==> flow/design.v <==
module  CONV(
	input		clk,
	input		reset,
	output	reg	busy,	
	input		ready,	
	output	reg [11:0]	iaddr,
	input	signed [19:0] idata,	
	output	 reg cwr,
	output	 reg [11:0]	caddr_wr,
	output	 reg [19:0]	cdata_wr,
	output	 reg	crd,
	output	 reg [11:0]	caddr_rd,
	input	 [19:0]	cdata_rd,
	output reg 	[2:0] 	csel
	);
	reg [11:0] image_addr;
	reg [11:0] L1_image_addr;
	reg [9:0] L1_write_addr;
	wire [11:0] L1_image_addr1;
	wire [11:0] L1_image_addr2;
	wire [11:0] L1_image_addr3;
	wire [11:0] image_addr1;
	wire [11:0] image_addr2;
	wire [11:0] image_addr3;
	wire [11:0] image_addr4;
	wire [11:0] image_addr5;
	wire [11:0] image_addr6;
	wire [11:0] image_addr7;
	wire [11:0] image_addr8;
	reg [2:0] state , next_state;
	reg [3:0] kernel_count;
	reg signed	[19:0] ker;
	reg signed [19:0] cdata_max;
	reg signed [39:0] gray_data;
	reg signed [39:0] L0_conv_data;
	wire signed [39:0] L0_round_data;
	wire signed [19:0] L0_relu_data;
	wire zero_padding;
	parameter  INIT = 3'b000 ;
	parameter  L0_READ = 3'b001 ;
	parameter  RELU = 3'b010 ;
	parameter  L0_WRITE = 3'b011 ;
	parameter  L1_INIT = 3'b100 ;
	parameter  L1_READ = 3'b101 ;
	parameter  L1_WRITE = 3'b110 ;
	parameter  FINISH = 3'b111 ;
always @(posedge clk or posedge reset) begin
	if (reset) begin
		state <= INIT;
	end
	else begin
		state <= next_state;
	end
end
always@(*)begin
    case (state)
        INIT:begin
			if(ready) next_state =  L0_READ;
            else next_state = INIT;
		end 
        L0_READ :begin
			if(kernel_count == 4'd10) next_state = RELU;
			else next_state = L0_READ;
		end 
		RELU :begin
			next_state = L0_WRITE;
		end 
		L0_WRITE: begin
			if(image_addr == 12'd4095) next_state = L1_INIT;
			else next_state = L0_READ;
		end
		L1_INIT: begin
			 next_state = L1_READ;
		end
		L1_READ: begin
			 if(kernel_count ==  4'd6) next_state = L1_WRITE;
			 else next_state = L1_READ;
		end
		L1_WRITE: begin
			 if(L1_write_addr == 10'd1023) next_state = FINISH;
			 else next_state = L1_READ;
		end
		FINISH: begin
			 next_state = FINISH;
		end
        default: begin
			next_state = FINISH;
		end
    endcase
end
always @(*) begin
    case (state)
        INIT: begin
                busy = 0;
				cwr =  0;
				csel = 3'b000;
				crd = 0;
        end 
        L0_READ: begin
                busy = 1;
				cwr =  0;
				csel = 3'b000;
				crd = 0; 
        end
		RELU: begin
				busy = 1;
				cwr =  0;
				csel = 3'b000;
				crd = 0;
		end
		L0_WRITE: begin
				busy = 1;
				cwr =  1;
				csel = 3'b001;
				crd = 0;
		end
		L1_INIT:begin
				busy = 1;
				cwr =  0;
				csel = 3'b000;
				crd = 0;
		end
		L1_READ:begin
				busy = 1;
				cwr =  0;
				csel = 3'b001;
				crd =  1;
		end
		L1_WRITE:begin
				busy = 1;
				cwr =  1;
				csel = 3'b011;
				crd =  0;
		end
        FINISH: begin
                busy = 0;
				cwr =  0;
				csel = 3'b000;
				crd = 0;
        end
        default: begin
                busy = 0;
				cwr =  0;
				csel = 3'b000;
				crd = 0;
		end
    endcase
end
always @(posedge clk) begin
	if(state == INIT) begin
		image_addr <= 12'b0;
	end
	else if(state == L0_WRITE ) begin
		image_addr <= image_addr + 1;
	end
end
assign image_addr1 = image_addr-12'b000001000001;
assign image_addr2 = image_addr1+12'b000000000001;
assign image_addr3 = image_addr2+12'b000000000001;
assign image_addr4 = image_addr-12'b000000000001;
assign image_addr5 = image_addr+12'b000000000001;
assign image_addr6 = image_addr+12'b000000111111;
assign image_addr7 = image_addr6+12'b000000000001;
assign image_addr8 = image_addr7+12'b000000000001;
always @(posedge clk ) begin
	case (kernel_count)
		4'd0: 	iaddr <= image_addr;
		4'd1: 	iaddr <= image_addr1;
		4'd2: 	iaddr <= image_addr2;
		4'd3:	iaddr <= image_addr3;
		4'd4:	iaddr <= image_addr4;
		4'd5:	iaddr <= image_addr5;
		4'd6:	iaddr <= image_addr6;
		4'd7:	iaddr <= image_addr7;
		4'd8:	iaddr <= image_addr8;
		default: begin
		end
	endcase
end
assign zero_padding = 	 ((image_addr[11:6] == 6'b000000) && (kernel_count==4'd2||kernel_count==4'd3||kernel_count==4'd4))
						||((image_addr[11:6] == 6'b111111) && (kernel_count==4'd7||kernel_count==4'd8||kernel_count==4'd9))
						||((image_addr[5:0] == 6'b000000) && (kernel_count==4'd2||kernel_count==4'd5||kernel_count==4'd7))
						||((image_addr[5:0]	== 6'b111111) && (kernel_count==4'd4||kernel_count==4'd6||kernel_count==4'd9));
always@(*) begin
	if(reset) begin
		ker = 20'HF8F71;
	end
	else begin
		case (kernel_count)
			4'd1:	ker = 20'HF8F71;
			4'd2:	ker = 20'H0A89E;
			4'd3:	ker = 20'H092D5;
			4'd4:	ker = 20'H06D43;
			4'd5:	ker = 20'H01004;
			4'd6:	ker = 20'HF6E54;
			4'd7:	ker = 20'HFA6D7;
			4'd8:	ker = 20'HFC834;
			4'd9:	ker = 20'HFAC19;
			default:ker = 20'H00000;
		endcase
	end
end
always @(posedge clk) begin
	if(state == INIT) begin
		gray_data <= 20'sb0;
	end
	else if(state == L0_READ ) begin
		case (kernel_count)
			4'd1: 	gray_data  <= (zero_padding)?20'sb0:idata*ker;
			4'd2: 	gray_data  <= (zero_padding)?20'sb0:idata*ker;
			4'd3:	gray_data  <= (zero_padding)?20'sb0:idata*ker;
			4'd4:	gray_data  <= (zero_padding)?20'sb0:idata*ker;
			4'd5:	gray_data  <= (zero_padding)?20'sb0:idata*ker;
			4'd6:	gray_data  <= (zero_padding)?20'sb0:idata*ker;
			4'd7:	gray_data  <= (zero_padding)?20'sb0:idata*ker;
			4'd8:	gray_data  <= (zero_padding)?20'sb0:idata*ker; 
			4'd9: 	gray_data  <= (zero_padding)?20'sb0:idata*ker;
			default: begin
				gray_data  <= 20'sb0;
			end
		endcase
	end
end
always @(posedge clk) begin
	if(state == INIT || state == RELU || state == L1_WRITE) begin
		kernel_count <= 4'b0;
	end
	else if(state == L0_READ ) begin
		kernel_count <= kernel_count + 1;
	end
	else if (state == L1_READ)begin
		kernel_count <= kernel_count + 1;
	end
end
always@(posedge clk or posedge reset) 
begin
	if(reset) begin
		L0_conv_data <= 0;
    end else if (state == L0_WRITE) begin 
        L0_conv_data <= 0;       
    end else begin 
        L0_conv_data <= L0_conv_data + gray_data;
    end
end
assign L0_round_data = (state == RELU && L0_conv_data[15] ) ? 
						(L0_conv_data+40'h0013110000):(L0_conv_data+40'h0013100000);
assign L0_relu_data =  (L0_round_data>0) ? L0_round_data[35:16] :20'b0; 
always @(posedge clk or posedge reset) begin
	if(reset)begin
		cdata_wr <= 0;
	end
	else begin
		case (state)
			INIT:		cdata_wr <= 0;
			L0_READ:	cdata_wr <= 0;
			RELU:		cdata_wr <= L0_relu_data;
			L0_WRITE:	cdata_wr <= cdata_wr;
			L1_INIT:	cdata_wr <= 0;
			L1_READ:	cdata_wr <= (kernel_count == 4'd6)?cdata_max:0;
			L1_WRITE:	cdata_wr <= 0;
			FINISH: 	cdata_wr <= 0;
			default: 	cdata_wr <= 0;
		endcase
	end
end
always @(posedge clk or posedge reset) begin
	if(reset)begin
		caddr_wr <= 0;
	end
	else begin
		case (state)
			INIT:		caddr_wr <= image_addr;
			L0_READ:	caddr_wr <= image_addr;
			RELU:		caddr_wr <= image_addr;
			L0_WRITE:	caddr_wr <= image_addr;
			L1_INIT:	caddr_wr <= L1_write_addr;
			L1_READ:	caddr_wr <= L1_write_addr;
			L1_WRITE:	caddr_wr <= L1_write_addr;
			FINISH: 	caddr_wr <= 0;
			default: 	begin
			end
		endcase
	end
end
always @(posedge clk or posedge reset) begin
	if (reset) begin
		L1_image_addr <=12'b0; 
	end
	else if(state == L1_WRITE) begin
		if(L1_image_addr[5:0] == 6'b111110)
			L1_image_addr <= L1_image_addr +12'b000001000010;
		else 
			L1_image_addr <= L1_image_addr +12'b000000000010;	
	end
end
assign L1_image_addr1 = L1_image_addr + 12'd1;
assign L1_image_addr2 = L1_image_addr + 12'd64;
assign L1_image_addr3 = L1_image_addr + 12'd65;
always @(posedge clk or posedge reset) begin
	if (reset) begin
		L1_write_addr <= 10'b0;
	end
	else if (state == L1_WRITE)begin
		L1_write_addr <= L1_write_addr +1;
	end
end
always@(posedge clk or posedge reset) begin
	if(reset) begin
		caddr_rd <= 12'b0;
	end
	else if (state == L1_READ)begin
		case (kernel_count)
			4'd1:	caddr_rd  <= L1_image_addr;
			4'd2:	caddr_rd  <= L1_image_addr1;
			4'd3:	caddr_rd  <= L1_image_addr2;
			4'd4:	caddr_rd  <= L1_image_addr3;
			default: caddr_rd <=  12'b0;
		endcase
	end
end
always@(posedge clk or posedge reset)begin
	if(reset) begin
		cdata_max <= 20'b0;
	end
	else if(state == L1_READ)begin
		case (kernel_count)
			4'd0:  	cdata_max  <= 20'b0;
			4'd1:  	cdata_max  <= 20'b0;
			4'd2:	cdata_max  <= (cdata_max >= cdata_rd)?cdata_max:cdata_rd;
			4'd3:	cdata_max  <= (cdata_max >= cdata_rd)?cdata_max:cdata_rd;
			4'd4:	cdata_max  <= (cdata_max >= cdata_rd)?cdata_max:cdata_rd;
			4'd5:	cdata_max  <= (cdata_max >= cdata_rd)?cdata_max:cdata_rd;
			default: begin
			end
		endcase
	end
end
endmodule
# Reports on CONV
# Tool output for the design above before and after an edit, in the order of the flow.
# "orig" refers to lines of the RTL above, "edited" to lines of the edited file.
# "diff": "edited" minus "orig" as printed here.
# Operators: Yosys type, input widths -> output width; for muxes data width and select width s.
# Library cell names are shortened.
# A cell with -- has no value.
dict set report setup {
  top {CONV}
  clock_port {clk}
  lib {sky130hd}
  corner {tt_025C_1v80}
}

# Edit of the RTL
# Unified diff, file above to edited file.
# This change comes from a script, not from a designer. The edited design behaves differently; no optimisation was intended.
# begin of diff
@@ -161,5 +161,5 @@
 assign image_addr5 = image_addr+12'b000000000001;
 assign image_addr6 = image_addr+12'b000000111111;
-assign image_addr7 = image_addr6+12'b000000000001;
+assign image_addr7 = image_addr6^12'b000000000001;
 assign image_addr8 = image_addr7+12'b000000000001;
 always @(posedge clk ) begin
# end of diff

# Word level
# Source: Yosys, flattened and elaborated, memories not mapped. Widths are those after wreduce. Print and check cells do not count.
# Memory sizes are those after Yosys's memory passes, which may raise the word count (mostly to a power of two), join words into wider ones and drop unused or constant bits.
# item orig edited diff
set bits {}
lappend bits {elab_cells 115 115 0}
lappend bits {regBits 197 197 0}
lappend bits {clocked_rd_ports_x_width 20 20 0}
lappend bits {n_memories 2 2 0}
lappend bits {mem_bits_ro 360 360 0}
lappend bits {latchBits 0 0 0}
lappend bits {out_inout_bits 62 62 0}
lappend bits {inputBits 43 43 0}
lappend bits {mem_bits_rw 0 0 0}
# item orig edited diff
set classes {}
lappend classes {bitwise 0 1 1}
lappend classes {compare 2 2 0}
lappend classes {equal 23 23 0}
lappend classes {multipliers 1 1 0}
lappend classes {n_mux 24 24 0}
lappend classes {n_shift 0 0 0}
lappend classes {addsub 19 18 -1}
lappend classes {reduce_logical 32 32 0}
lappend classes {div 0 0 0}
# item orig edited
set memory_table {}
lappend memory_table {mem_shapes {16 x 20 bit 1R0W; 8 x 5 bit 1R0W} {16 x 20 bit 1R0W; 8 x 5 bit 1R0W}}
# op orig edited diff
set op_table {}
lappend op_table {{$add 12x1->12 const B} 7 6 -1}
lappend op_table {{$not 1->1} 0 1 1}
# Operator kinds equal on both sides are left out: 50.

# Depth
# Yosys ltp: most cells in a row. Word level: on the elaborated netlist, between registers, memories and ports. Mapped: between sequential cells and ports; inverters and the memories' decode and read muxes count.
# item orig edited diff
set logic_depth {}
lappend logic_depth {ltp_word 9 9 0}
lappend logic_depth {ABC_AREA 0 0 --}
lappend logic_depth {mapped_depth 28 28 0}
lappend logic_depth {ltp_nobuf 26 26 0}

# Mapped cells and area
# Yosys stat after the flow's synthesis: flattened, memories mapped to cells. It holds for the ABC_AREA given above (unset counts as 0); a run with the other value may have another netlist.
# item orig edited diff
set synth_totals {}
lappend synth_totals {seqArea_um2 5024.8 5024.8 0.0}
lappend synth_totals {area_um2 28228.3 28265.9 37.6}
lappend synth_totals {cell_count 3191 3226 35}
lappend synth_totals {buffers 144 150 6}
lappend synth_totals {ff_cells 213 213 0}
# cell orig edited diff
set types {}
lappend types {o21ai_0 128 164 36}
lappend types {mux2i_1 31 3 -28}
lappend types {clkbuf_1 125 137 12}
lappend types {a22o_1 28 39 11}
lappend types {and3_1 11 22 11}
lappend types {nand2_1 313 303 -10}
lappend types {a21o_1 39 49 10}
lappend types {a22oi_1 46 37 -9}
lappend types {nor3_1 29 38 9}
lappend types {o21a_1 15 23 8}
lappend types {a31oi_1 14 21 7}
lappend types {buf_2 9 2 -7}
lappend types {a221oi_1 3 9 6}
lappend types {o2111ai_1 1 7 6}
lappend types {and2_1 100 95 -5}
lappend types {nand4_1 24 19 -5}
lappend types {nand2b_1 20 25 5}
lappend types {a211oi_1 12 17 5}
# Cell types equal on both sides are left out: 15.
# The list need not be complete.

# Worst setup path after synthesis
# Path of least setup slack by OpenSTA after synthesis, without wires, with an ideal clock, recovery checks aside; 20% of the period is set as input and as output delay. Where synthesis merged equal registers, the netlist keeps one of their names.
# item orig edited diff
set synth_timing {}
lappend synth_timing {path_type {input -> register} {input -> register} --}
lappend synth_timing {start {in reset} {in reset} --}
lappend synth_timing {end {reg gray_data[39]} {reg gray_data[25]} --}
lappend synth_timing {path_stages 27 25 -2}
lappend synth_timing {required_time_ps 9883 9883 0}
lappend synth_timing {arrival_ps 9072 8709 -363}
lappend synth_timing {input_delay_ps 2000 2000 0}
lappend synth_timing {setup_ps 117 117 0}
lappend synth_timing {slack_ps 811 1174 363}
lappend synth_timing {launch_ps 2000 2000 0}
lappend synth_timing {delay_ps 7189 6826 -363}
lappend synth_timing {path_buffers 4 3 -1}
lappend synth_timing {clock_period_ps 10000 10000 0}
lappend synth_timing {period_less_setup_slack_ps 9189 8826 -363}
# "delay_ps" = arrival - input delay + setup time.
# "path_stages": output pins that drive a net of the path, with the launching flip-flop's if there is one; two outputs of one cell count as two.
# "period_less_setup_slack_ps" is the clock period less the worst setup slack; recovery checks do not enter. This is arithmetic on one report: input and output delays are still those of the set period (20% each).
# The rows between start and end are the longest chain of elaborated cells between them; the timing report does not say that the signal goes this way. Where chains are equally long, one stands for them.
# A line is the first line of the expression or statement that the cell stems from. Yosys adds cells for indexed reads and writes and turns some case tables into memories.
# At most two assigning lines are given for a register; there are more.
dict set report synth_via_orig {
  cell_sequence {clkbuf_1 clkbuf_1 nor2_1 clkbuf_1 nor2b_1 fa_1 inv_1 fa_1 fa_1 inv_1 fa_1 fa_1 fa_1 inv_1 fa_1 inv_1 ha_1 clkbuf_1 nand3_1 o211ai_1 or3b_2 a21oi_1 o31ai_2 a2111oi_2 o31ai_1 xnor2_1 a22o_1}
  elab_chain_len 4
  cells_between 4
  cone_classes {1 x mul; 3 x mux}
}
# item line
set synth_lines_orig {}
lappend synth_lines_orig {{start: declaration} 3} ;# input reset,
lappend synth_lines_orig {{$mux 20} 185} ;# if(reset) begin
lappend synth_lines_orig {{$mul 20x20->40} 217} ;# 4'd9: gray_data <= (zero_padding)?20'sb0:idata*ker;
lappend synth_lines_orig {{$mux 40} 217}
lappend synth_lines_orig {{$mux 40} 208} ;# case (kernel_count)
lappend synth_lines_orig {{end: assignment} 209} ;# 4'd1: gray_data <= (zero_padding)?20'sb0:idata*ker;
lappend synth_lines_orig {{end: assignment} 210} ;# 4'd2: gray_data <= (zero_padding)?20'sb0:idata*ker;
lappend synth_lines_orig {{end: declaration} 34} ;# reg signed [39:0] gray_data;
dict set report synth_via_edited {
  cell_sequence {clkbuf_1 nor2_1 clkbuf_1 nor2b_1 fa_1 inv_1 fa_1 fa_1 inv_1 fa_1 fa_1 fa_1 inv_1 fa_1 inv_1 ha_1 clkbuf_1 a21o_1 a21o_1 a221oi_1 a21boi_0 o211ai_1 a21oi_1 or3_1 a32o_1}
  elab_chain_len 4
  cells_between 4
  cone_classes {1 x mul; 3 x mux}
}
# item line
set synth_lines_edited {}
lappend synth_lines_edited {{start: declaration} 3} ;# input reset,
lappend synth_lines_edited {{$mux 20} 185} ;# if(reset) begin
lappend synth_lines_edited {{$mul 20x20->40} 217} ;# 4'd9: gray_data <= (zero_padding)?20'sb0:idata*ker;
lappend synth_lines_edited {{$mux 40} 217}
lappend synth_lines_edited {{$mux 40} 208} ;# case (kernel_count)
lappend synth_lines_edited {{end: assignment} 209} ;# 4'd1: gray_data <= (zero_padding)?20'sb0:idata*ker;
lappend synth_lines_edited {{end: assignment} 210} ;# 4'd2: gray_data <= (zero_padding)?20'sb0:idata*ker;
lappend synth_lines_edited {{end: declaration} 34} ;# reg signed [39:0] gray_data;

# Path in the finished layout
# Path of least setup slack in the final report of each run of pair 1 (OpenROAD, finished layout, wires in). Where an end is a register, its clock arrival counts in the times.
# The report prints the path's times to 10 ps; the period is as set.
# item orig edited diff
set layout_timing {}
lappend layout_timing {path_type {input -> register} {input -> register} --}
lappend layout_timing {start {in reset} {in reset} --}
lappend layout_timing {end {reg gray_data[39]} {reg gray_data[39]} --}
lappend layout_timing {slack_ps 400 560 160}
lappend layout_timing {arrival_ps 9300 9110 -190}
lappend layout_timing {setup_ps 100 130 30}
lappend layout_timing {path_buffers 3 3 0}
lappend layout_timing {launch_ps 1850 1850 0}
lappend layout_timing {clock_period_ps 9250 9250 0}
lappend layout_timing {input_delay_ps 1850 1850 0}
lappend layout_timing {path_stages 26 28 2}
lappend layout_timing {required_time_ps 9700 9670 -30}
# The rows between start and end are the longest chain of elaborated cells between them; the timing report does not say that the signal goes this way. Where chains are equally long, one stands for them.
# At most two assigning lines are given for a register; there are more.
dict set report layout_via_orig {
  cell_sequence {clkdlybuf4s50_1 buf_4 or2_2 and2_1 fa_1 inv_1 fa_1 fa_1 inv_1 fa_1 fa_1 fa_1 inv_1 fa_1 inv_1 ha_1 a21oi_1 o21ai_0 or3b_2 a21oi_1 buf_4 o31ai_2 a2111oi_2 o31ai_1 xnor2_1 a22o_1}
  elab_chain_len 4
  cells_between 4
  cone_classes {1 x mul; 3 x mux}
}
# item line
set layout_lines_orig {}
lappend layout_lines_orig {{start: declaration} 3} ;# input reset,
lappend layout_lines_orig {{$mux 20} 185} ;# if(reset) begin
lappend layout_lines_orig {{$mul 20x20->40} 217} ;# 4'd9: gray_data <= (zero_padding)?20'sb0:idata*ker;
lappend layout_lines_orig {{$mux 40} 217}
lappend layout_lines_orig {{$mux 40} 208} ;# case (kernel_count)
lappend layout_lines_orig {{end: assignment} 209} ;# 4'd1: gray_data <= (zero_padding)?20'sb0:idata*ker;
lappend layout_lines_orig {{end: assignment} 210} ;# 4'd2: gray_data <= (zero_padding)?20'sb0:idata*ker;
lappend layout_lines_orig {{end: declaration} 34} ;# reg signed [39:0] gray_data;
dict set report layout_via_edited {
  cell_sequence {clkdlybuf4s50_1 buf_12 nor2b_1 buf_4 and2_1 fa_1 fa_1 inv_1 fa_1 inv_1 fa_1 inv_1 fa_1 inv_1 fa_1 inv_1 fa_1 inv_1 ha_1 o21a_1 o2111ai_1 a21oi_1 o2111ai_1 a311oi_1 o21ai_0 a31oi_1 xnor2_1 o21ai_0}
  elab_chain_len 4
  cells_between 4
  cone_classes {1 x mul; 3 x mux}
}
# item line
set layout_lines_edited {}
lappend layout_lines_edited {{start: declaration} 3} ;# input reset,
lappend layout_lines_edited {{$mux 20} 185} ;# if(reset) begin
lappend layout_lines_edited {{$mul 20x20->40} 217} ;# 4'd9: gray_data <= (zero_padding)?20'sb0:idata*ker;
lappend layout_lines_edited {{$mux 40} 217}
lappend layout_lines_edited {{$mux 40} 208} ;# case (kernel_count)
lappend layout_lines_edited {{end: assignment} 209} ;# 4'd1: gray_data <= (zero_padding)?20'sb0:idata*ker;
lappend layout_lines_edited {{end: assignment} 210} ;# 4'd2: gray_data <= (zero_padding)?20'sb0:idata*ker;
lappend layout_lines_edited {{end: declaration} 34} ;# reg signed [39:0] gray_data;

# Layout results
# Runs of the flow (Yosys, OpenROAD) on both versions; the two runs of a pair have the same settings. The constraints put input and output delay at 20% of the set period each and load the outputs with 0.01 pF.
dict set report settings_pair_1 {
  CORE_UTILIZATION 40
  period_ns 9.25
  CAP_MARGIN 20
  CORE_MARGIN 2
  SLEW_MARGIN 20
}
# item orig edited diff
set measured_pair_1 {}
lappend measured_pair_1 {die_footprint_um2 72711.1 72808.2 97.1}
lappend measured_pair_1 {tns_ps 0 0 0}
lappend measured_pair_1 {timing.setup.ws_ps 403 562 159}
lappend measured_pair_1 {hold_ws_ps 461 458 -3}
lappend measured_pair_1 {util_frac 0.463 0.451 -0.012}
lappend measured_pair_1 {yosys_chip_area_um2 28228.3 28265.9 37.6}
dict set report settings_pair_2 {
  ABC_AREA 1
  CAP_MARGIN 0
  CORE_ASPECT_RATIO 0.73
  CORE_MARGIN 5
  CORE_UTILIZATION 28
  CTS_CLUSTER_DIAMETER 91
  PLACE_DENSITY_LB_ADDON 0.27
  period_ns 11.9
  SLEW_MARGIN 20
}
# item orig edited diff
set measured_pair_2 {}
lappend measured_pair_2 {die_footprint_um2 110243.0 111655.0 1412.0}
lappend measured_pair_2 {tns_ps 0 0 0}
lappend measured_pair_2 {timing.setup.ws_ps 1518 1737 219}
lappend measured_pair_2 {hold_ws_ps 471 464 -7}
lappend measured_pair_2 {util_frac 0.317 0.316 -0.001}
lappend measured_pair_2 {yosys_chip_area_um2 29015.3 29398.2 382.9}
